==> flow/design.v <==
module FIR_low_pass_filter(
	input clk,
	input rst,
	input [7:0]FIR_IN,
	output reg [16:0]FIR_OUT
);
reg[7:0] delay_pipeline1;
reg[7:0] delay_pipeline2;
reg[7:0] delay_pipeline3;
reg[7:0] delay_pipeline4;
reg[7:0] delay_pipeline5;
reg[7:0] delay_pipeline6;
reg[7:0] delay_pipeline7;
reg[7:0] delay_pipeline8;
reg[7:0] delay_pipeline9;
wire[7:0] coeff1 = 8'd7;	 
wire[7:0] coeff2 = 8'd5;
wire[7:0] coeff3 = 8'd51;
wire[7:0] coeff4 = 8'd135;
wire[7:0] coeff5 = 8'd179;
wire[7:0] coeff6 = 8'd135;
wire[7:0] coeff7 = 8'd51;
wire[7:0] coeff8 = 8'd5;
wire[7:0] coeff9 = 8'd7;
reg signed [16:0] multi_data1 ; 
reg signed [16:0] multi_data2 ;
reg signed [16:0] multi_data3 ;
reg signed [16:0] multi_data4 ;
reg signed [16:0] multi_data5 ;
reg signed [16:0] multi_data6 ;
reg signed [16:0] multi_data7 ;
reg signed [16:0] multi_data8 ;
reg signed [16:0] multi_data9 ;
always@(posedge clk or negedge rst)
if(!rst)
begin
	delay_pipeline1 <= 8'b0 ;
	delay_pipeline2 <= 8'b0 ;
	delay_pipeline3 <= 8'b0 ;
	delay_pipeline4 <= 8'b0 ;
	delay_pipeline5 <= 8'b0 ;
	delay_pipeline6 <= 8'b0 ;
	delay_pipeline7 <= 8'b0 ;
	delay_pipeline8 <= 8'b0 ;
	delay_pipeline9 <= 8'b0 ;
end
else
begin
	delay_pipeline1 <= FIR_IN;
	delay_pipeline2 <= delay_pipeline1 ;
	delay_pipeline3 <= delay_pipeline2 ;
	delay_pipeline4 <= delay_pipeline3 ;
	delay_pipeline5 <= delay_pipeline4 ;
	delay_pipeline6 <= delay_pipeline5 ;
	delay_pipeline7 <= delay_pipeline6 ;
	delay_pipeline8 <= delay_pipeline7 ;
	delay_pipeline9 <= delay_pipeline8 ;
end
always@(posedge clk or negedge rst)  
	if(!rst)
		multi_data1 <= 17'b0 ;
	else
		multi_data1 <= delay_pipeline1*coeff1 ;
always@(posedge clk or negedge rst)  
	if(!rst)
		multi_data2 <= 17'b0 ;
	else
		multi_data2 <= delay_pipeline2*coeff2 ;
always@(posedge clk or negedge rst)  
	if(!rst)
		multi_data3 <= 17'b0 ;
	else
		multi_data3 <= delay_pipeline3*coeff3 ;
always@(posedge clk or negedge rst)  
	if(!rst)
		multi_data4 <= 17'b0 ;
	else
		multi_data4 <= delay_pipeline4*coeff4 ;
always@(posedge clk or negedge rst)  
	if(!rst)
		multi_data5 <= 17'b0 ;
	else
		multi_data5 <= delay_pipeline5*coeff5 ;
always@(posedge clk or negedge rst)  
	if(!rst)
		multi_data6 <= 17'b0 ;
	else
		multi_data6 <= delay_pipeline6*coeff6 ;
always@(posedge clk or negedge rst)  
	if(!rst)
		multi_data7 <= 17'b0 ;
	else
		multi_data7 <= delay_pipeline7*coeff7 ;
always@(posedge clk or negedge rst)  
	if(!rst)
		multi_data8 <= 17'b0 ;
	else
		multi_data8 <= delay_pipeline8*coeff8 ;
always@(posedge clk or negedge rst)  
	if(!rst)
		multi_data9 <= 17'b0 ;
	else
		multi_data9 <= delay_pipeline9*coeff9 ;
always@(posedge clk or negedge rst)
	if(!rst)
		FIR_OUT <= 16'b0 ;
	else
		FIR_OUT <= multi_data1 + multi_data2 + multi_data3 + multi_data4 +multi_data5 + multi_data6 + multi_data7 + multi_data8 + multi_data9 ;
endmodule
==> reports on FIR_low_pass_filter <==
Step by step through the tools: FIR_low_pass_filter
Tool output for the design above before and after an edit, in the order of the flow.
"orig" refers to lines of the RTL above, "edited" to lines of the edited file.
"diff" is "edited" less "orig", of the values as shown.
Library cell names are shortened.
{ "setup": {"top": "FIR_low_pass_filter", "clk_port": "clk", "cell_library": "sky130hd", "corner": "tt_025C_1v80"} }

Diff
Unified diff, file above to edited file.
The edited RTL no longer does the same as the RTL above: the edit was made by script, with no optimisation intended.
begin of diff
@@ -67,9 +67,5 @@
 	else
 		multi_data2 <= delay_pipeline2*coeff2 ;
-always@(posedge clk or negedge rst)  
-	if(!rst)
-		multi_data3 <= 17'b0 ;
-	else
-		multi_data3 <= delay_pipeline3*coeff3 ;
+always @(*) multi_data3 = delay_pipeline3*coeff3;
 always@(posedge clk or negedge rst)  
 	if(!rst)
end of diff

After elaboration
Yosys after proc, flatten, opt, wreduce and memory -nomap, before mapping. Enables and synchronous resets that opt folds into registers are not counted as muxes. Memory bits, and registers merged into a memory's read port (data or address), are not among the register bits. Print and check cells are not counted. Equal cells are merged and count once.
{ "op_classes": {"columns": ["item", "orig", "edited", "diff"], "rows": [
  ["add_sub_neg", 8, 8, 0],
  ["n_mul", 9, 9, 0]
]} }
{ "op_table": {"columns": ["cell", "orig", "edited", "diff"], "rows": [
  ["adder 17 bit", 2, 3, 1],
  ["adder 12 x 14 -> 15 bit", 1, 0, -1],
  ["adder 15 x 16 -> 17 bit", 1, 0, -1],
  ["adder 17 x 15 -> 17 bit", 1, 2, 1],
  ["multiplier 8 x 3 -> 11 bit (second input constant)", 4, 4, 0],
  ["multiplier 8 x 8 -> 16 bit (second input constant)", 3, 3, 0],
  ["adder 17 x 12 -> 17 bit", 2, 2, 0],
  ["multiplier 8 x 6 -> 14 bit (second input constant)", 2, 2, 0],
  ["adder 11 x 11 -> 12 bit", 1, 1, 0]
]} }
{ "bits": {"columns": ["item", "orig", "edited", "diff"], "rows": [
  ["inputBits", 10, 10, 0],
  ["reg_bits", 209, 195, -14]
]} }

Logic depth
Yosys ltp: most cells in a row. Word level: on the elaborated netlist, between registers, memories and ports. Mapped: between sequential cells and ports; inverters and the memories' decode and read muxes count.
{ "logic_depth": {"columns": ["item", "orig", "edited", "diff"], "rows": [
  ["ltp_word", 8, 8, 0],
  ["abc_area", "0", "0", null],
  ["depth_mapped", 17, 27, 10],
  ["depth_no_buf", 17, 26, 9]
]} }

Netlist
The flow's flattened synthesis, as Yosys stat reports it; memories are mapped. The netlist is that of the ABC_AREA named above (0 if unset); the other value can give another one.
{ "mapped": {"columns": ["item", "orig", "edited", "diff"], "rows": [
  ["flip_flops", 199, 186, -13],
  ["cell_count", 1265, 1326, 61],
  ["buffers", 1, 2, 1],
  ["yosys_area_um2", 14521.4, 14657.8, 136.4]
]} }
{ "by_type": {"columns": ["cell", "orig", "edited", "diff"], "rows": [
  ["inv_1", 308, 286, -22],
  ["o21a_1", 10, 25, 15],
  ["nor2_1", 40, 54, 14],
  ["dfrtp_1", 199, 186, -13],
  ["xnor2_1", 64, 52, -12],
  ["nor3_1", 7, 17, 10],
  ["fa_1", 150, 141, -9],
  ["or4_1", 1, 10, 9],
  ["ha_1", 239, 247, 8],
  ["o211ai_1", 0, 8, 8],
  ["o21bai_1", 13, 7, -6],
  ["nand3_1", 4, 9, 5],
  ["a21oi_1", 59, 55, -4],
  ["nor2b_1", 10, 14, 4],
  ["a211oi_1", 6, 10, 4],
  ["o31a_1", 2, 6, 4],
  ["and3_1", 1, 5, 4],
  ["o2111ai_1", 1, 5, 4]
]} }
Not every row of either side is listed.

Timing after synthesis
Source: OpenSTA report_checks on the synthesized netlist (no wires, ideal clock, input and output delay 20% of the period each), path of least setup slack; recovery checks are left aside. Register names are those of the netlist, which keeps one name where synthesis merged equal registers.
{ "synth_timing": {"columns": ["item", "orig", "edited", "diff"], "rows": [
  ["path_type", "flip-flop to flip-flop", "flip-flop to flip-flop", null],
  ["startpoint", "register multi_data1[2]", "register delay_pipeline3[3]", null],
  ["endpoint", "register FIR_OUT[16]", "register FIR_OUT[15]", null],
  ["delay_ns", 4.294, 6.319, 2.025],
  ["period_ns", 7.0, 7.0, 0.0],
  ["path_buffers", 0, 0, 0],
  ["stages", 18, 23, 5],
  ["launch_ns", 0.000, 0.000, 0.000],
  ["required_time_ns", 6.875, 6.873, -0.002],
  ["path_slack_ns", 2.705, 0.681, -2.024],
  ["arrival_ns", 4.169, 6.192, 2.023],
  ["synth_period_reached_ns", 4.295, 6.319, 2.024]
]} }
"delay_ns" is the arrival time less input delay plus setup time.
"stages": output pins that drive a net of the path, with the launching flip-flop's if there is one; two outputs of one cell count as two.
"synth_period_reached_ns" is the clock period less the worst setup slack; recovery checks do not enter. This is arithmetic on one report: input and output delays are still those of the set period (20% each).
The rows between start and end are the longest chain of elaborated cells between them; the timing report does not say that the signal goes this way. Where chains are equally long, one stands for them.
Each line given opens the expression or statement behind the cell; cells for indexed reads and writes are added by Yosys, which also makes memories of some case tables.
{ "synth_via_orig": {"path_cell_list": "dfrtp_1 -> inv_1 -> fa_1 -> inv_1 -> fa_1 -> fa_1 -> inv_1 -> fa_1 -> inv_1 -> ha_1 -> inv_1 -> fa_1 -> nor2b_4 -> o31a_1 -> o41ai_4 -> or2_4 -> a41o_1 -> xnor2_1", "elab_chain_len": 8} }
{ "synth_rtl_orig": {"columns": ["item", "line_no", "source"], "rows": [
  ["start: assignment", 61, "multi_data1 <= 17'b0 ;"],
  ["start: assignment", 63, "multi_data1 <= delay_pipeline1*coeff1 ;"],
  ["adder 11 x 11 -> 12 bit", 108, "FIR_OUT <= multi_data1 + multi_data2 + multi_data3 + multi_data4 +multi_data5 + multi_data6 + multi_data7 + mu ..."],
  ["adder 12 x 14 -> 15 bit", 108, null],
  ["adder 15 x 16 -> 17 bit", 108, null],
  ["adder 17 bit x2", 108, null],
  ["adder 17 x 15 -> 17 bit", 108, null],
  ["adder 17 x 12 -> 17 bit x2", 108, null],
  ["end: assignment", 106, "FIR_OUT <= 16'b0 ;"],
  ["end: assignment", 108, null],
  ["end: declaration", 5, "output reg [16:0]FIR_OUT"]
]} }
{ "synth_via_edited": {"path_cell_list": "dfrtp_1 -> ha_1 -> fa_1 -> inv_1 -> fa_1 -> inv_1 -> ha_1 -> a21oi_1 -> a21bo_2 -> a31o_2 -> xor2_1 -> fa_1 -> inv_1 -> fa_1 -> fa_1 -> fa_1 -> inv_1 -> ha_1 -> a21oi_1 -> nand2_1 -> a211oi_1 -> o31ai_1 -> xnor2_1", "elab_chain_len": 8} }
{ "synth_rtl_edited": {"columns": ["item", "line_no", "source"], "rows": [
  ["start: declaration", 9, "reg[7:0] delay_pipeline3;"],
  ["start: assignment", 39, "delay_pipeline3 <= 8'b0 ;"],
  ["start: assignment", 51, "delay_pipeline3 <= delay_pipeline2 ;"],
  ["multiplier 8 x 6 -> 14 bit", 69, "always @(*) multi_data3 = delay_pipeline3*coeff3;"],
  ["adder 17 x 15 -> 17 bit", 104, "FIR_OUT <= multi_data1 + multi_data2 + multi_data3 + multi_data4 +multi_data5 + multi_data6 + multi_data7 + mu ..."],
  ["adder 17 bit x3", 104, null],
  ["adder 17 x 15 -> 17 bit", 104, null],
  ["adder 17 x 12 -> 17 bit x2", 104, null],
  ["end: assignment", 102, "FIR_OUT <= 16'b0 ;"],
  ["end: assignment", 104, null],
  ["end: declaration", 5, "output reg [16:0]FIR_OUT"]
]} }

Timing after layout
From the final timing report of each run of set A: the path of least setup slack in the routed layout; clock arrival at registers is part of the times.
{ "layout_timing": {"columns": ["item", "orig", "edited", "diff"], "rows": [
  ["path_type", "flip-flop to flip-flop", "flip-flop to flip-flop", null],
  ["startpoint", "register multi_data1[2]", "register delay_pipeline3[6]", null],
  ["endpoint", "register FIR_OUT[16]", "register FIR_OUT[13]", null],
  ["stages", 18, 24, 6],
  ["launch_ns", 0.43, 0.44, 0.01],
  ["path_buffers", 0, 0, 0],
  ["required_time_ns", 4.86, 4.92, 0.06],
  ["arrival_ns", 4.65, 6.31, 1.66],
  ["path_slack_ns", 0.21, -1.39, -1.60],
  ["period_ns", 4.56, 4.56, 0.00]
]} }
The rows between start and end are the longest chain of elaborated cells between them; the timing report does not say that the signal goes this way. Where chains are equally long, one stands for them.
{ "layout_via_orig": {"path_cell_list": "dfrtp_1 -> inv_1 -> fa_1 -> inv_1 -> fa_1 -> fa_1 -> inv_1 -> fa_1 -> inv_1 -> ha_2 -> inv_1 -> fa_2 -> nor2b_4 -> o31a_1 -> o41ai_4 -> or2_4 -> a41o_1 -> xnor2_1", "elab_chain_len": 8} }
{ "layout_rtl_orig": {"columns": ["item", "line_no", "source"], "rows": [
  ["start: assignment", 61, "multi_data1 <= 17'b0 ;"],
  ["start: assignment", 63, "multi_data1 <= delay_pipeline1*coeff1 ;"],
  ["adder 11 x 11 -> 12 bit", 108, "FIR_OUT <= multi_data1 + multi_data2 + multi_data3 + multi_data4 +multi_data5 + multi_data6 + multi_data7 + mu ..."],
  ["adder 12 x 14 -> 15 bit", 108, null],
  ["adder 15 x 16 -> 17 bit", 108, null],
  ["adder 17 bit x2", 108, null],
  ["adder 17 x 15 -> 17 bit", 108, null],
  ["adder 17 x 12 -> 17 bit x2", 108, null],
  ["end: assignment", 106, "FIR_OUT <= 16'b0 ;"],
  ["end: assignment", 108, null],
  ["end: declaration", 5, "output reg [16:0]FIR_OUT"]
]} }
{ "layout_via_edited": {"path_cell_list": "dfrtp_2 -> ha_4 -> inv_2 -> fa_1 -> fa_1 -> inv_2 -> ha_4 -> o21a_1 -> o31a_1 -> o21a_1 -> nor2_1 -> xnor2_1 -> fa_1 -> inv_1 -> fa_1 -> fa_1 -> fa_1 -> inv_2 -> ha_4 -> a21oi_4 -> nand2_2 -> a211oi_4 -> or4_1 -> o2111ai_1", "elab_chain_len": 8} }
{ "layout_rtl_edited": {"columns": ["item", "line_no", "source"], "rows": [
  ["start: declaration", 9, "reg[7:0] delay_pipeline3;"],
  ["start: assignment", 39, "delay_pipeline3 <= 8'b0 ;"],
  ["start: assignment", 51, "delay_pipeline3 <= delay_pipeline2 ;"],
  ["multiplier 8 x 6 -> 14 bit", 69, "always @(*) multi_data3 = delay_pipeline3*coeff3;"],
  ["adder 17 x 15 -> 17 bit", 104, "FIR_OUT <= multi_data1 + multi_data2 + multi_data3 + multi_data4 +multi_data5 + multi_data6 + multi_data7 + mu ..."],
  ["adder 17 bit x3", 104, null],
  ["adder 17 x 15 -> 17 bit", 104, null],
  ["adder 17 x 12 -> 17 bit x2", 104, null],
  ["end: assignment", 102, "FIR_OUT <= 16'b0 ;"],
  ["end: assignment", 104, null],
  ["end: declaration", 5, "output reg [16:0]FIR_OUT"]
]} }

Layout results
Both versions went through the flow (Yosys, OpenROAD) with the same settings in each pair. Constraints: input delay and output delay 20% of the set period each, output load 0.01 pF.
{ "flow_settings_set_A": {"CORE_UTILIZATION": 40, "period_ns": 4.56, "CAP_MARGIN": 20, "CORE_MARGIN": 2, "SLEW_MARGIN": 20} }
{ "results_set_A": {"columns": ["item", "orig", "edited", "diff"], "rows": [
  ["worstSetupSlack_ns", 0.208, -1.391, -1.599],
  ["setup_tns_ns", 0.000, -13.086, -13.086],
  ["total_die_area_um2", 37843.9, 38190.9, 347.0],
  ["achievedPeriod_ns", 4.352, 5.951, 1.599],
  ["fin_util_pct", 44.8, 48.5, 3.7],
  ["worst_hold_slack_ns", 0.409, 0.402, -0.007],
  ["stdcell_area_um2", 15980.3, 17619.4, 1639.1],
  ["post_synth_area_um2", 14521.4, 14657.8, 136.4]
]} }
{ "flow_settings_set_B": {"ABC_AREA": 0, "CELL_PAD_IN_SITES_GLOBAL_PLACEMENT": 3, "CORE_ASPECT_RATIO": 1.43, "CORE_MARGIN": 5, "CORE_UTILIZATION": 23, "CTS_CLUSTER_SIZE": 26, "GPL_TIMING_DRIVEN": 0, "MAX_ROUTING_LAYER": "met4", "MIN_ROUTING_LAYER": "met2", "PLACE_DENSITY": 0.63, "SETUP_SLACK_MARGIN": -0.35, "period_ns": 3.59, "CAP_MARGIN": 20, "SLEW_MARGIN": 20} }
{ "results_set_B": {"columns": ["item", "orig", "edited", "diff"], "rows": [
  ["worstSetupSlack_ns", -0.711, -2.720, -2.009],
  ["setup_tns_ns", -5.874, -29.352, -23.478],
  ["total_die_area_um2", 68341.8, 68958.2, 616.4],
  ["achievedPeriod_ns", 4.301, 6.310, 2.009],
  ["fin_util_pct", 27.1, 28.1, 1.0],
  ["stdcell_area_um2", 16991.3, 17727.0, 735.7],
  ["post_synth_area_um2", 14521.4, 14657.8, 136.4]
]} }
"achievedPeriod_ns" means the clock period less the worst setup slack. The figure is calculated, with input and output delays left at 20% of the set period.
